==> flow/design.v <==
`timescale 1ns / 1ps
module booth(
    input clk,
    input load,
    input reset,
    input [31:0] M,  
    input [31:0] Q,  
    output reg [63:0] P,  
    output done           
    );
    reg signed [63:0] A;                
    reg signed [31:0] Q_temp;            
    reg signed [31:0] M_temp;            
    reg [4:0] Count;                       
    reg Q_minus_one;                     
    always @(posedge clk)
    begin
        if (reset == 1) 
        begin
            A = 64'b0;
            Q_minus_one = 0;
            P = 64'b0;
            Q_temp = 32'b0;
            M_temp = 32'b0;
            Count = 5'd16;
        end
        else if (load == 1)
        begin
            Q_temp = Q;
            M_temp = M;
            A = 64'b0;    
            Q_minus_one = 0;  
            Count = 5'd16;    
        end
        else if (Count > 5'd0)
        begin
            case ({Q_temp[1:0], Q_minus_one})
                3'b000, 3'b111:   
                    begin
                    end
                3'b001, 3'b010:   
                    begin
                        A = A + {{32{M_temp[31]}}, M_temp};
                    end
                3'b011:   
                    begin
                        A = A + ({{32{M_temp[31]}}, M_temp} << 1); 
                    end
                3'b100:   
                    begin
                        A = A - ({{32{M_temp[31]}}, M_temp} << 1); 
                    end
                3'b101, 3'b110:   
                    begin
                        A = A - {{32{M_temp[31]}}, M_temp}; 
                    end
            endcase
            Q_minus_one = Q_temp[1];
            Q_temp = {A[1:0], Q_temp[31:2]};   
            A = {A[63], A[63:2]};   
            Count = Count - 1'b1;
        end
        else
        begin
            Count = 5'b0;
        end
        P = {A[31:0], Q_temp};
    end
    assign done = (Count == 5'd0);
endmodule
# --- Tool chain data of booth ---
# Tool output for the design above, in the order of the flow.
# Lines are those of the file above, counted from 1.
inputs:
  design: "booth"
  clock_port: "clk"
  lib: "sky130hd"
  lib_corner: "tt_025C_1v80"

# --- Elaborated design ---
# Source: Yosys, flattened and elaborated, memories not mapped. Widths are those after wreduce. Registers that Yosys merges into a memory's read port (data or address) are not register bits. Print and check cells do not count. Equal cells are merged and count once.
bits:
  regBits: 198
  latch_bits: 0
  mem_bits_rw: 0
  rom_bits: 0
  clocked_rd_ports_x_width: 0
  n_memories: 0
  output_inout_bits: 65
classes:
  n_addsub: 5
  mul: 0
  n_div: 0
  n_cmp: 1
  n_eq: 7
  n_shift: 0
  mux: 8
  bitwise: 1
  reduce_logical: 7
op_table:
  columns: ["op", "count"]
  rows:
  - ["64-bit case mux with 5-bit select", 1]
  - ["64-bit adder", 2]
  - ["64-bit subtractor", 2]
  - ["64-bit two-way mux", 2]
  - ["32-bit two-way mux", 4]
  - ["3-bit == test (second input constant)", 4]
  - ["2-bit OR reduction", 4]
  - ["3-bit by 2-bit == test with 1-bit output (second input constant)", 2]
  - ["5-bit by 1-bit subtractor with 5-bit output (second input constant)", 1]
  - ["5-bit by 1-bit > comparator with 1-bit output (second input constant)", 1]
  - ["5-bit zero test", 1]
  - ["5-bit two-way mux", 1]
  - ["3-bit by 1-bit == test with 1-bit output (second input constant)", 1]
  - ["3-bit zero test", 1]
  - ["3-bit OR reduction", 1]
  - ["1-bit NOT", 1]

# --- Depth ---
# Longest topological path by Yosys (ltp), each cell counted once; first at word level (registers and memories cut), then after technology mapping (sequential cells cut; the memories' decode and read muxes count).
logic_depth:
  ltp_word: 6
  abc_area: 0
  depth_mapped: 25
  ltp_nobuf: 23

# --- Netlist ---
# The flow's flattened synthesis, as Yosys stat reports it; memories are mapped. The netlist is that of the ABC_AREA named above (0 if unset); the other value can give another one.
# Totals and module areas in this step are rounded.
types:
  columns: ["type", "count", "area_total_um2"]
  rows:
  - ["sky130_fd_sc_hd__dfxtp_1", 132, 2.64E+03]
  - ["sky130_fd_sc_hd__ha_1", 128, 1.6E+03]
  - ["sky130_fd_sc_hd__a21oi_1", 299, 1.5E+03]
  - ["sky130_fd_sc_hd__nand2_1", 250, 938.4]
  - ["sky130_fd_sc_hd__xnor2_1", 102, 893.357]
  - ["sky130_fd_sc_hd__nor2_1", 209, 784.502]
  - ["sky130_fd_sc_hd__o21ai_0", 148, 740.71]
  - ["sky130_fd_sc_hd__xor2_1", 71, 621.846]
  - ["sky130_fd_sc_hd__a21o_1", 68, 510.49]
  - ["sky130_fd_sc_hd__clkbuf_1", 136, 510.49]
  - ["sky130_fd_sc_hd__a221oi_1", 48, 420.403]
  - ["sky130_fd_sc_hd__mux2i_1", 38, 380.365]
  - ["sky130_fd_sc_hd__buf_4", 32, 240.23]
  - ["sky130_fd_sc_hd__nand4_1", 37, 231.472]
  - ["sky130_fd_sc_hd__nand3_1", 39, 195.187]
  - ["sky130_fd_sc_hd__o21bai_1", 25, 187.68]
  - ["sky130_fd_sc_hd__a31oi_1", 28, 175.168]
  - ["sky130_fd_sc_hd__a21boi_0", 23, 172.666]
# Other cell types: 77; their cells: 328.
synth_totals:
  stdcells: 2141
  synth_area_um2: 15150
  sequential_area_um2: 2643
  ffs: 132
  buf_cells: 195

# --- Worst setup path after synthesis ---
# OpenSTA on the mapped netlist: ideal clock, no wires. The path of least setup slack (recovery checks aside). Input and output delay are each 20% of the period. Register names are those of the netlist, which keeps one name where synthesis merged equal registers.
synth_path:
  kind: "register -> register"
  from: "register M_temp[3]"
  to: "register A[57]"
  clock_period_ns: 10.0
  setup_time_ns: 0.120
  t_arrival_ns: 4.989
  setup_slack_ns: 4.891
  delay_ns: 5.109
  stages: 26
  n_path_buf: 2
  synth_period_reached_ns: 5.109
# "delay_ns" = arrival - input delay + setup time.
# "stages": output pins that drive a net of the path, with the launching flip-flop's if there is one; two outputs of one cell count as two.
# "synth_period_reached_ns" = period - worst setup slack (recovery checks aside). The figure is calculated, with input and output delays left at 20% of the set period.
# The rows between start and end are the longest chain of elaborated cells between them; the timing report does not say that the signal goes this way. Where chains are equally long, one stands for them.
# Each line given opens the expression or statement behind the cell; cells for indexed reads and writes are added by Yosys, which also makes memories of some case tables.
# At most two assigning lines are given for a register; there are more.
synth_between:
  path_cell_list: "sky130_fd_sc_hd__dfxtp_1 > sky130_fd_sc_hd__buf_6 > sky130_fd_sc_hd__or4_4 > sky130_fd_sc_hd__nor2b_2 > sky130_fd_sc_hd__and2_1 > sky130_fd_sc_hd__nand2_1 > sky130_fd_sc_hd__nor2_1 > sky130_fd_sc_hd__nand2_1 > sky130_fd_sc_hd__nor3_2 > sky130_fd_sc_hd__nand4b_2 > sky130_fd_sc_hd__clkbuf_1 > sky130_fd_sc_hd__ha_1 > sky130_fd_sc_hd__nand2_1 > sky130_fd_sc_hd__o21ai_0 > sky130_fd_sc_hd__ha_1 > sky130_fd_sc_hd__nand4_1 > sky130_fd_sc_hd__or3_1 > sky130_fd_sc_hd__nand2b_1 > sky130_fd_sc_hd__a21oi_1 > sky130_fd_sc_hd__o21ai_0 > sky130_fd_sc_hd__a31oi_1 > sky130_fd_sc_hd__a211oi_2 > sky130_fd_sc_hd__o21ai_1 > sky130_fd_sc_hd__nand4_1 > sky130_fd_sc_hd__mux2i_1 > sky130_fd_sc_hd__a211o_1"
  elab_chain_len: 4
synth_rtl:
  columns: ["item", "line_no", "source"]
  rows:
  - ["start: declaration", 13, "reg signed [31:0] M_temp;"]
  - ["start: assignment", 24, "M_temp = 32'b0;"]
  - ["start: assignment", 30, "M_temp = M;"]
  - ["64-bit subtractor", 55, "A = A - {{32{M_temp[31]}}, M_temp};"]
  - ["64-bit case mux with 5-bit select", 37, "case ({Q_temp[1:0], Q_minus_one})"]
  - ["64-bit two-way mux", 35, "else if (Count > 5'd0)"]
  - ["64-bit two-way mux", 27, "else if (load == 1)"]
  - ["end: assignment", 43, "A = A + {{32{M_temp[31]}}, M_temp};"]
  - ["end: assignment", 47, "A = A + ({{32{M_temp[31]}}, M_temp} << 1);"]
  - ["end: declaration", 11, "reg signed [63:0] A;"]

# --- Path in the finished layout ---
# From the final timing report of job 2: the path of least setup slack in the routed layout; clock arrival at registers is part of the times.
layout_path:
  kind: "register -> register"
  from: "register M_temp[3]"
  to: "register A[59]"
  clock_period_ns: 10.0
  setup_time_ns: 0.06
  t_arrival_ns: 6.94
  setup_slack_ns: 3.44
  stages: 24
  n_path_buf: 0
# The rows between start and end are the longest chain of elaborated cells between them; the timing report does not say that the signal goes this way. Where chains are equally long, one stands for them.
# At most two assigning lines are given for a register; there are more.
layout_between:
  path_cell_list: "sky130_fd_sc_hd__dfxtp_1 > sky130_fd_sc_hd__or4_4 > sky130_fd_sc_hd__nor2b_2 > sky130_fd_sc_hd__and2_1 > sky130_fd_sc_hd__nand2_1 > sky130_fd_sc_hd__nor2_1 > sky130_fd_sc_hd__nand2_1 > sky130_fd_sc_hd__nor3_2 > sky130_fd_sc_hd__nand4b_2 > sky130_fd_sc_hd__ha_1 > sky130_fd_sc_hd__nand2_1 > sky130_fd_sc_hd__o21ai_0 > sky130_fd_sc_hd__ha_1 > sky130_fd_sc_hd__a21oi_1 > sky130_fd_sc_hd__o211ai_1 > sky130_fd_sc_hd__a41oi_1 > sky130_fd_sc_hd__o311ai_0 > sky130_fd_sc_hd__nor2_1 > sky130_fd_sc_hd__o21ai_0 > sky130_fd_sc_hd__a2111oi_0 > sky130_fd_sc_hd__nor3_1 > sky130_fd_sc_hd__mux2i_1 > sky130_fd_sc_hd__o21ai_0 > sky130_fd_sc_hd__a21oi_1"
  elab_chain_len: 4
layout_rtl:
  columns: ["item", "line_no", "source"]
  rows:
  - ["start: declaration", 13, "reg signed [31:0] M_temp;"]
  - ["start: assignment", 24, "M_temp = 32'b0;"]
  - ["start: assignment", 30, "M_temp = M;"]
  - ["64-bit subtractor", 55, "A = A - {{32{M_temp[31]}}, M_temp};"]
  - ["64-bit case mux with 5-bit select", 37, "case ({Q_temp[1:0], Q_minus_one})"]
  - ["64-bit two-way mux", 35, "else if (Count > 5'd0)"]
  - ["64-bit two-way mux", 27, "else if (load == 1)"]
  - ["end: assignment", 43, "A = A + {{32{M_temp[31]}}, M_temp};"]
  - ["end: assignment", 47, "A = A + ({{32{M_temp[31]}}, M_temp} << 1);"]
  - ["end: declaration", 11, "reg signed [63:0] A;"]

# Measured results for booth: 2 stored runs of the Yosys and OpenROAD flow on sky130hd. The settings differ; the order carries no meaning. The constraints put input and output delay at 20% of the set period each and load the outputs with 0.01 pF.
# By "achievedPeriod_ns" is meant the clock period of the run minus its worst setup slack. This is arithmetic on one report: input and output delays are still those of the set period (20% each).
# "critical_path_time_ns": the worst setup path's part of the clock period (all of it between registers, 20% less for each end at a port) less its slack. A launch clock that arrives late makes it longer, a capture clock that arrives late makes it shorter.
# "power_total_uw" rests on the timing tool's default activity at the inputs, not on a simulated workload.
# The measured numbers are rounded.
runs:
  - name: "job 1"
    settings:
      CAP_MARGIN: 25
      CELL_PAD_IN_SITES_DETAIL_PLACEMENT: 2
      CELL_PAD_IN_SITES_GLOBAL_PLACEMENT: 3
      CORE_ASPECT_RATIO: 0.7
      CORE_MARGIN: 9
      CORE_UTILIZATION: 40
      CTS_CLUSTER_DIAMETER: 136
      CTS_CLUSTER_SIZE: 77
      GPL_ROUTABILITY_DRIVEN: 0
      HOLD_SLACK_MARGIN: -0.01
      MAX_ROUTING_LAYER: "met4"
      MIN_ROUTING_LAYER: "met2"
      PLACE_DENSITY_LB_ADDON: 0.08
      period_ns: 10.0
      SLEW_MARGIN: 20
    outcome: "no final report: routing broke off with GRT-0116"
  - name: "job 2"
    settings:
      CORE_ASPECT_RATIO: 0.7
      CORE_MARGIN: 9
      CORE_UTILIZATION: 40
      GPL_ROUTABILITY_DRIVEN: 0
      MAX_ROUTING_LAYER: "met4"
      SETUP_SLACK_MARGIN: 0.11
      period_ns: 10.0
      CAP_MARGIN: 20
      SLEW_MARGIN: 20
    results:
      synthesis_area_um2: 15150
      die_footprint_um2: 45330
      cell_area_final_um2: 17010
      utilization_frac: 0.456
      setup_ws_ns: 3.445
      setup_tns_ns: 0.000
      fin_hold_ws_ns: 0.443
      power_total_uw: 2140
      achievedPeriod_ns: 6.555
      critical_path_time_ns: 6.56
      critical_path_kind: "register -> register"
